==> flow/design.v <==
module alu #(
    parameter INST_W = 4,
    parameter INT_W  = 6,
    parameter FRAC_W = 10,
    parameter DATA_W = INT_W + FRAC_W
)(
    input                      i_clk,
    input                      i_rst_n,
    input                      i_in_valid,
    output                     o_busy,
    input         [INST_W-1:0] i_inst,
    input  signed [DATA_W-1:0] i_data_a,
    input  signed [DATA_W-1:0] i_data_b,
    output                     o_out_valid,
    output        [DATA_W-1:0] o_data
);
localparam IDLE = 3'b000;
localparam INPUT = 3'b001;
localparam COMPUTE = 3'b010;
localparam TEMP = 3'b011; 
localparam OUTPUT = 3'b100;
reg o_busy_in ;
reg out_valid_in;
reg signed [DATA_W-1:0] i_A, i_B, nxt_i_A, nxt_i_B;
reg [INST_W-1:0] inst, nxt_inst;
reg signed [DATA_W-1:0] out1, nxt_out1;
reg [2:0] state, nxt_state;
reg       busy, nxt_busy;
reg       valid, nxt_valid;
reg signed [DATA_W:0] add, sub;
reg signed [2*DATA_W-1 :0] mul, nxt_mul;
reg signed [22:0] mul_part, sat_mul;
reg signed [22:0] round_mul;
reg signed  [2*DATA_W - 1:0] left, part_left;
reg [DATA_W - 1:0] revermatch; 
reg signed [DATA_W+3:0] data_acc [0:DATA_W-1], nxt_data_acc [0:DATA_W-1];
reg signed [20:0] temp_data_acc;
wire [3:0] index ;
reg flag ;
reg signed [15:0] mul_temp;
reg signed [45:0] soft_mul;
reg signed [15:0] soft_test;
reg signed [15:0] soft_neg; 
reg [15:0] val16;
reg [7:0] val8;
reg [3:0] val4;
reg [4:0] result;
assign o_data = out1;
assign index  = i_A[3:0];  
assign o_busy = o_busy_in;
assign o_out_valid = out_valid_in;
always @(*) begin
    if (state == COMPUTE) begin
        flag = 1'b1;
    end
    else flag = 1'b0;
end
always @(*) begin
    case (state)
        IDLE:begin
            nxt_state = INPUT;
        end 
        INPUT:begin
            if (i_in_valid) begin
                nxt_state = COMPUTE;
            end
            else nxt_state = state;
        end
        COMPUTE:begin
            nxt_state = TEMP;
        end
        TEMP:begin
            nxt_state = OUTPUT;
        end
        OUTPUT:begin
            nxt_state = IDLE;
        end
        default: nxt_state = state;
    endcase
end
always @(*) begin
    case (state)
        INPUT:begin
        if (i_in_valid) begin
            nxt_i_A = i_data_a;
            nxt_i_B = i_data_b;
            nxt_inst = i_inst;
        end
        else begin
            nxt_i_A = i_A;
            nxt_i_B = i_B;
            nxt_inst = inst;
        end
        end 
        default: begin
            nxt_i_A = i_A;
            nxt_i_B = i_B;
            nxt_inst = inst;
        end
    endcase
end
always @(*) begin
    if (state == OUTPUT) begin
        out_valid_in = 1'b1;  
    end
    else out_valid_in = 1'b0;  
end
always @(*) begin
    if (state == INPUT) begin
        o_busy_in = 1'b0;
    end
    else o_busy_in = 1'b1;
end
integer i;
always @(*) begin
    for(i=0;i<DATA_W;i=i+1)begin
    nxt_data_acc[i] = data_acc[i];
    end
    add = 0; sub = 0; mul = 0; mul_part = 0; round_mul = 0; sat_mul = 0;
    temp_data_acc = 0; soft_mul = 0; soft_test = 0; soft_neg = 0;
    left = 0; part_left = 0; result = 0; val16 = 0; val8 = 0; val4 = 0;
    case (inst)
        0: begin
            add = i_A + i_B;
            nxt_out1 = (!add[DATA_W] && add[DATA_W - 1]) ? 16'b0111_1111_1111_1111 :
                      (add[DATA_W] && !add[DATA_W - 1]) ? 16'b1000_0000_0000_0000 : add[DATA_W-1:0];
        end
        1:begin
            sub = i_A - i_B;
            nxt_out1 = (!sub[DATA_W] && sub[DATA_W - 1]) ?  16'b0111_1111_1111_1111 : 
                      (sub[DATA_W] && !sub[DATA_W - 1]) ?  16'b1000_0000_0000_0000 : sub[DATA_W-1:0];
        end
        2:begin
            mul = i_A*i_B;  
            mul_part = mul[2*DATA_W-1:9]; 
            if(mul_part[0] == 1'b1)begin
                round_mul = mul_part + 1'b1;
            end
            else begin
                round_mul = mul_part ;
            end
            sat_mul = (!round_mul[22] && (round_mul[21:11]> 11'b000_0001_1111)) ? 23'b011_1111_1111_1111_1111_1111 :  
                      (round_mul[22]  && (round_mul[21:11]< 11'b111_1110_0000)) ? 23'b100_0000_0000_0000_0000_0000 : round_mul;
            if ((sat_mul == 23'b011_1111_1111_1111_1111_1111) || (sat_mul == 23'b100_0000_0000_0000_0000_0000)) begin
                nxt_out1 = sat_mul[22:7];
            end
            else nxt_out1 = sat_mul[16:1];
        end
        3:begin
            if (flag == 1'b1) begin
            temp_data_acc = data_acc[index] + i_B;
            nxt_data_acc[index] = temp_data_acc[19:0]; 
            end
            else nxt_data_acc[index] = data_acc[index];
            nxt_out1 = (!data_acc[index][DATA_W+3] && (data_acc[index][19:10]>10'b00_0001_1111))? 16'b0111_1111_1111_1111 :
                       (data_acc[index][DATA_W+3]  && (data_acc[index][19:10]<10'b11_1110_0000)) ? 16'b1000_0000_0000_0000 : data_acc[index][DATA_W-1:0];
        end
        4:begin  
            if(!i_A[DATA_W-1] &&  i_A[14:10]>=5'b00010) soft_mul = {6'b0,i_A,24'b0};  
            else if (!i_A[DATA_W-1] && i_A[15:10]>=5'b0) begin   
                    soft_mul = ((i_A<<<1'b1) + 16'b0000_1000_0000_0000)*(30'b000000_01010101010101_0101_010101);
            end
            else if (i_A[15:10] == 6'b111111) begin    
                soft_test = i_A + 16'b0000_1000_0000_0000;
                soft_mul = (soft_test)*(30'b000000_01010101010101_0101_010101);
            end
            else if (i_A[15:10] == 6'b111110) begin
                soft_neg = (i_A<<<1'b1) + 16'b0001_0100_0000_0000;
                soft_mul = soft_neg*(30'b000000_000111000111000111_000111);
            end
            else if (i_A[15:10] == 6'b111101) begin
                soft_neg = (i_A + 16'b0000_1100_0000_0000);
                soft_mul = soft_neg*(30'b000000_000111000111000111_000111);
            end
            else soft_mul = 46'b0;
            nxt_out1 = ((soft_mul != 46'b01_1111_1111_1111_1111_1111_1111_1111_1111_1111_1111_1111) || (soft_mul != 46'b10_0000_0000_0000_0000_0000_0000_0000_0000_0000_0000_0000)) && (soft_mul[23] == 1'b1)?
                      soft_mul[DATA_W+23:24] + 1'b1:
                      ((soft_mul != 46'b01_1111_1111_1111_1111_1111_1111_1111_1111_1111_1111_1111) || (soft_mul != 46'b10_0000_0000_0000_0000_0000_0000_0000_0000_0000_0000_0000)) && (soft_mul[23] == 1'b0)?
                      soft_mul[DATA_W+23:24]:soft_mul[39:24];
        end
        5:begin   
            nxt_out1 = i_A ^ i_B;
        end
        6:begin   
            nxt_out1 = i_A >>> i_B;
        end
        7:begin   
            left = {i_A,i_A};
            part_left = left << i_B;
            nxt_out1 = part_left[2*DATA_W-1:DATA_W];
        end
        8:begin   
            result[4] = (i_A[15:0] == 16'b0) ? 1 : 0;
            val16     = (result[4]) ? 16'b1111_1111_1111_1111 : i_A;
            result[3] = (val16[15:8] == 8'b0) ? 1 : 0;
            val8      = (result[3]) ? val16[7:0] : val16[15:8];
            result[2] = (val8[7:4] == 4'b0) ? 1 : 0;
            val4      = (result[2]) ? val8[3:0] : val8[7:4];
            result[1] = (val4[3:2] == 2'b0) ? 1 : 0;
            result[0] = (result[1]) ? ~val4[1] : ~val4[3];
            nxt_out1 = {11'b0,result};
        end
        9:begin   
            nxt_out1[0] = (i_A[3:0] == i_B[15:12])  ? 1'b1 : 1'b0;
            nxt_out1[1] = (i_A[4:1] == i_B[14:11])  ? 1'b1 : 1'b0;
            nxt_out1[2] = (i_A[5:2] == i_B[13:10])  ? 1'b1 : 1'b0;
            nxt_out1[3] = (i_A[6:3] == i_B[12:9])   ? 1'b1 : 1'b0;
            nxt_out1[4] = (i_A[7:4] == i_B[11:8])   ? 1'b1 : 1'b0;
            nxt_out1[5] = (i_A[8:5] == i_B[10:7])   ? 1'b1 : 1'b0;
            nxt_out1[6] = (i_A[9:6] == i_B[9:6])    ? 1'b1 : 1'b0;
            nxt_out1[7] = (i_A[10:7] == i_B[8:5])   ? 1'b1 : 1'b0;
            nxt_out1[8] = (i_A[11:8] == i_B[7:4])   ? 1'b1 : 1'b0;
            nxt_out1[9] = (i_A[12:9] == i_B[6:3])   ? 1'b1 : 1'b0;
            nxt_out1[10] = (i_A[13:10] == i_B[5:2]) ? 1'b1 : 1'b0;
            nxt_out1[11] = (i_A[14:11] == i_B[4:1]) ? 1'b1 : 1'b0;
            nxt_out1[12] = (i_A[15:12] == i_B[3:0]) ? 1'b1 : 1'b0;
            nxt_out1[15:13] = 3'b000;
            end
        default: begin 
            nxt_out1 = out1;
        end
    endcase
end
    always @(posedge i_clk or negedge i_rst_n) begin
        if (!i_rst_n) begin
            out1 <= 0;
            i_A <= 0;
            i_B <= 0;
            state <= 0;
            inst <= 0;
            for ( i=0 ;i<DATA_W ;i=i+1) begin
                data_acc[i] <= 0;
            end
        end
        else begin
            out1 <= nxt_out1;
            i_A <= nxt_i_A;
            i_B <= nxt_i_B;
            state <= nxt_state;
            inst <= nxt_inst;
            for ( i=0 ;i<DATA_W ;i=i+1) begin
                data_acc[i] <= nxt_data_acc[i];
            end
        end
    end
endmodule
# From RTL to reports: alu

Tool output for the design above, in the order of the flow.
Lines are those of the file above, counted from 1.
Cell names lack the library's common part.
Not given: --

Top module: alu
Clock input: i_clk
Library: sky130hd
Library corner: tt_025C_1v80

# Word level

Yosys after proc, flatten, opt, wreduce and memory -nomap, before mapping. Print and check cells are not counted. Equal cells are merged and count once.

Register bits: 375
Bits in latches: 0
RAM bits: 0
Bits in read-only memories: 0
Clocked read ports x word width: 0
Memories kept: 0
Output and inout bits: 18
Cells after elaboration: 288

Add/subtract/negate cells: 9
Multipliers: 5
Div/mod/pow operators: 0
Magnitude comparators: 6
Equality and inequality tests: 49
Shift operators: 2
Multiplexer cells: 111
Bitwise logic cells: 19
Reductions and logical operators: 65

Operators by type and width:

| kind                                                   | count |
| multiplier 16 x 21 -> 37 bit (second input constant)   | 2 |
| 2-to-1 mux 20 bit                                      | 51 |
| multiplier 18 x 23 -> 41 bit (second input constant)   | 1 |
| multiplier 16 x 23 -> 39 bit (second input constant)   | 1 |
| multiplier 16 x 16 -> 32 bit                           | 1 |
| case mux 20 bit (select 16 bit)                        | 1 |
| case mux 20 bit (select 15 bit)                        | 1 |
| OR reduction 15 bit                                    | 16 |
| 2-to-1 mux 46 bit                                      | 5 |
| 2-to-1 mux 16 bit                                      | 9 |
| case mux 1 bit (select 10 bit)                         | 13 |
| 2-to-1 mux 23 bit                                      | 4 |
| equality test 4 bit                                    | 13 |
| != test 46 x 45 -> 1 bit (second input constant)       | 1 |
| != test 46 bit (second input constant)                 | 1 |
| equality test 4 bit (second input constant)            | 10 |
| 2-to-1 mux 37 bit                                      | 1 |
| AND reduction 2 bit                                    | 18 |
| adder 16 x 12 -> 16 bit (second input constant)        | 2 |
| left shift 32 x 16 -> 32 bit                           | 1 |
| equality test 4 x 3 -> 1 bit (second input constant)   | 8 |
| case mux 3 bit (select 9 bit)                          | 1 |
| adder 23 x 1 -> 23 bit (second input constant)         | 1 |
| equality test 23 x 22 -> 1 bit (second input constant) | 1 |
| equality test 23 bit (second input constant)           | 1 |
| 2-to-1 mux 1 bit                                       | 21 |
| adder 20 x 16 -> 20 bit                                | 1 |
| NOT 1 bit                                              | 18 |

Other operator kinds: 36; their cells: 62.

# Depth

Yosys ltp: most cells in a row. Word level: on the elaborated netlist, between registers, memories and ports. Mapped: between sequential cells and ports; inverters and the memories' decode and read muxes count.

Word-level depth: 13
ABC_AREA: 1
Gate-level depth with buffers: 47

# Synthesis result

The flow's flattened synthesis, as Yosys stat reports it; memories are mapped. The netlist is that of the ABC_AREA named above (0 if unset); the other value can give another one.
The area totals of this step are shown rounded.

Cells in the netlist: 7581
Synthesis area: 0.0542 mm^2
Sequential part of the area: 0.00944 mm^2
Flip-flop cells: 377

Cells by type:

| type     | count |
| fa_1     | 524 |
| dfrtp_1  | 376 |
| nand2_1  | 2154 |
| ha_1     | 633 |
| inv_1    | 1429 |
| o21ai_0  | 504 |
| nand3_1  | 385 |
| nor2_1   | 446 |
| a21oi_1  | 268 |
| nand4_1  | 111 |
| clkbuf_1 | 154 |
| xor2_1   | 59 |
| nor3_1   | 69 |
| a221oi_1 | 38 |
| o21bai_1 | 44 |
| xnor2_1  | 27 |
| a22o_1   | 22 |
| nor4_1   | 29 |

Other cell types: 47; their cells: 309.

# Path before layout

OpenSTA on the mapped netlist: ideal clock, no wires. The path of least setup slack (recovery checks aside). Input and output delay are each 20% of the period. Register names are those of the netlist, which keeps one name where synthesis merged equal registers.

Kind: reg-to-reg
From: register i_A[10]
To: register out1[8]
Clock period: 10.0 ns
Arrival: 7.549 ns
Data required time: 9.883 ns
Setup slack: 2.335 ns
Path delay: 7.666 ns
Stages on the path: 38
Path buffers: 2
Synthesis period reached: 7.665 ns

"path delay" is the arrival time less input delay plus setup time.
"stages on the path": output pins that drive a net of the path, with the launching flip-flop's if there is one; two outputs of one cell count as two.
"synthesis period reached" is the clock period less the worst setup slack; recovery checks do not enter. This is arithmetic on one report: input and output delays are still those of the set period (20% each).
Between the ends stands the longest chain of elaborated cells between them, by number of cells; it is not shown to be the way that was timed. Of several equally long chains one is given.
Each line given opens the expression or statement behind the cell; cells for indexed reads and writes are added by Yosys, which also makes memories of some case tables.

Path through: dfrtp_1 buf_1 inv_1 ha_1 or2_2 xor2_1 ha_1 fa_1 fa_1 fa_1 inv_1 fa_1 inv_1 fa_1 ha_1 clkbuf_1 nand2_1 inv_1 [2 not listed] nand3_1 nand4_1 nand3_1 nand2_1 nand3_1 a21oi_1 ha_1 inv_1 a21oi_2 nand3_1 nor3_2 nand2_1 nand2_1 nor2_1 nor2_1 nand2_1 nand2_1 nand2_1
Length of the longest elaborated chain: 13
Elaborated cells on any way between the ends: 61

RTL lines, path post-synthesis:

| item                           | line | text |
| start: declaration             | 24   | `reg signed [DATA_W-1:0] i_A, i_B, nxt_i_A, nxt_i_B;` |
| start: assignment              | 227  | `i_A <= 0;` |
| start: assignment              | 237  | `i_A <= nxt_i_A;` |
| adder 16 x 12 -> 16 bit        | 172  | `soft_neg = (i_A + 16'b0000_1100_0000_0000);` |
| multiplier 16 x 21 -> 37 bit   | 173  | `soft_mul = soft_neg*(30'b000000_000111000111000111_000111);` |
| 2-to-1 mux 37 bit              | 171  | `else if (i_A[15:10] == 6'b111101) begin` |
| 2-to-1 mux 46 bit              | 167  | `else if (i_A[15:10] == 6'b111110) begin` |
| 2-to-1 mux 46 bit              | 163  | `else if (i_A[15:10] == 6'b111111) begin` |
| 2-to-1 mux 46 bit              | 160  | `else if (!i_A[DATA_W-1] && i_A[15:10]>=5'b0) begin` |
| 2-to-1 mux 46 bit              | 159  | `if(!i_A[DATA_W-1] &&  i_A[14:10]>=5'b00010) soft_mul = {6'b0,i_A,24'b0};` |
| 2-to-1 mux 46 bit              | 122  | `case (inst)` |
| != test 46 x 45 -> 1 bit       | 176  | `nxt_out1 = ((soft_mul != 46'b01_1111_1111_1111_1111_1111_1111_1111_1111_1111_1111_1111) \|\| (soft_mul != 46'b10 ...` |
| logical OR 1 bit               | 176  |  |
| logical AND 1 bit              | 176  |  |
| 2-to-1 mux 16 bit              | 176  |  |
| case mux 1 bit (select 10 bit) | 122  |  |
| end: assignment                | 226  | `out1 <= 0;` |
| end: assignment                | 236  | `out1 <= nxt_out1;` |
| end: declaration               | 26   | `reg signed [DATA_W-1:0] out1, nxt_out1;` |

# Worst path after layout

Path of least setup slack in the final report of flow run A (OpenROAD, finished layout, wires in). Where an end is a register, its clock arrival counts in the times.

Kind: reg-to-reg
From: register i_A[10]
To: register out1[7]
Clock period: 10.0 ns
Arrival: 9.41 ns
Data required time: 10.42 ns
Setup slack: 1.01 ns
Stages on the path: 34
Path buffers: 1

Between the ends stands the longest chain of elaborated cells between them, by number of cells; it is not shown to be the way that was timed. Of several equally long chains one is given.

Path through: dfrtp_2 buf_4 ha_1 nand2_1 a211oi_1 ha_1 inv_1 fa_1 inv_1 fa_1 inv_1 fa_1 fa_1 fa_1 inv_1 ha_1 nand2_1 inv_1 a21oi_1 nand2_1 a21oi_1 nand2_1 nor2_1 nor2_1 nor2_1 a21oi_1 nor2_1 nand3_1 nor2_1 nor2_1 a21oi_1 nand2_1 nand2_1 nand2_1
Length of the longest elaborated chain: 13
Elaborated cells on any way between the ends: 61

RTL lines, path post-layout:

| item                           | line | text |
| start: declaration             | 24   | `reg signed [DATA_W-1:0] i_A, i_B, nxt_i_A, nxt_i_B;` |
| start: assignment              | 227  | `i_A <= 0;` |
| start: assignment              | 237  | `i_A <= nxt_i_A;` |
| adder 16 x 12 -> 16 bit        | 172  | `soft_neg = (i_A + 16'b0000_1100_0000_0000);` |
| multiplier 16 x 21 -> 37 bit   | 173  | `soft_mul = soft_neg*(30'b000000_000111000111000111_000111);` |
| 2-to-1 mux 37 bit              | 171  | `else if (i_A[15:10] == 6'b111101) begin` |
| 2-to-1 mux 46 bit              | 167  | `else if (i_A[15:10] == 6'b111110) begin` |
| 2-to-1 mux 46 bit              | 163  | `else if (i_A[15:10] == 6'b111111) begin` |
| 2-to-1 mux 46 bit              | 160  | `else if (!i_A[DATA_W-1] && i_A[15:10]>=5'b0) begin` |
| 2-to-1 mux 46 bit              | 159  | `if(!i_A[DATA_W-1] &&  i_A[14:10]>=5'b00010) soft_mul = {6'b0,i_A,24'b0};` |
| 2-to-1 mux 46 bit              | 122  | `case (inst)` |
| != test 46 x 45 -> 1 bit       | 176  | `nxt_out1 = ((soft_mul != 46'b01_1111_1111_1111_1111_1111_1111_1111_1111_1111_1111_1111) \|\| (soft_mul != 46'b10 ...` |
| logical OR 1 bit               | 176  |  |
| logical AND 1 bit              | 176  |  |
| 2-to-1 mux 16 bit              | 176  |  |
| case mux 1 bit (select 10 bit) | 122  |  |
| end: assignment                | 226  | `out1 <= 0;` |
| end: assignment                | 236  | `out1 <= nxt_out1;` |
| end: declaration               | 26   | `reg signed [DATA_W-1:0] out1, nxt_out1;` |

==> results <==
Stored flow runs of alu (4 of them; Yosys, OpenROAD, sky130hd). They differ in their settings and are not a sequence. Constraints: input delay and output delay 20% of the set period each, output load 0.01 pF.
"period achieved": clock period set for the run, less the worst setup slack. It is reckoned from that one timing run; input and output delays stay at 20% of the period that was set.
Measured values are rounded.
A setting shown as . is not set for that run.

| setting or result                   | flow run A | flow run B | flow run C | flow run D |
| ABC_AREA                            | 1          | 0          | .          | .          |
| CAP_MARGIN                          | 40         | 20         | 20         | 20         |
| CELL_PAD_IN_SITES_DETAIL_PLACEMENT  | 1          | .          | .          | .          |
| CELL_PAD_IN_SITES_GLOBAL_PLACEMENT  | 1          | 3          | .          | .          |
| CORE_ASPECT_RATIO                   | 0.56       | 1.03       | .          | .          |
| CORE_MARGIN                         | 10         | 5          | 2          | 2          |
| CORE_UTILIZATION                    | 44         | 47         | 42         | 40         |
| CTS_CLUSTER_DIAMETER                | 118        | 130        | .          | .          |
| CTS_CLUSTER_SIZE                    | 79         | .          | .          | .          |
| GPL_ROUTABILITY_DRIVEN              | 0          | .          | .          | .          |
| HOLD_SLACK_MARGIN                   | 0.13       | .          | .          | .          |
| MAX_ROUTING_LAYER                   | met4       | met4       | .          | .          |
| MIN_ROUTING_LAYER                   | met1       | .          | .          | .          |
| PLACE_DENSITY_LB_ADDON              | 0.11       | .          | .          | .          |
| SLEW_MARGIN                         | 25         | 20         | 20         | 20         |
| period_ns                           | 10.0       | 11.3       | 9.5        | 10.0       |
| PLACE_DENSITY                       | .          | 0.78       | .          | .          |
| SETUP_SLACK_MARGIN                  | .          | -0.84      | .          | .          |
| TNS_END_PERCENT                     | .          | 10         | .          | .          |
| post-layout utilization (%)         | 47.0       | 51.1       | 45.9       | 43.7       |
| worst hold slack (ns)               | 0.409      | 0.350      | 0.353      | 0.360      |
| smallest setup slack (ns)           | 1.01       | 1.80       | 0.304      | 0.713      |
| post-route setup TNS (ns)           | 0.000      | 0.000      | 0.000      | 0.000      |
| post-synthesis cell area (mm^2)     | 0.0542     | 0.0479     | 0.0479     | 0.0479     |
| period achieved (ns)                | 8.990      | 9.496      | 9.196      | 9.287      |
| area inside the die boundary (mm^2) | 0.138      | 0.108      | 0.117      | 0.123      |
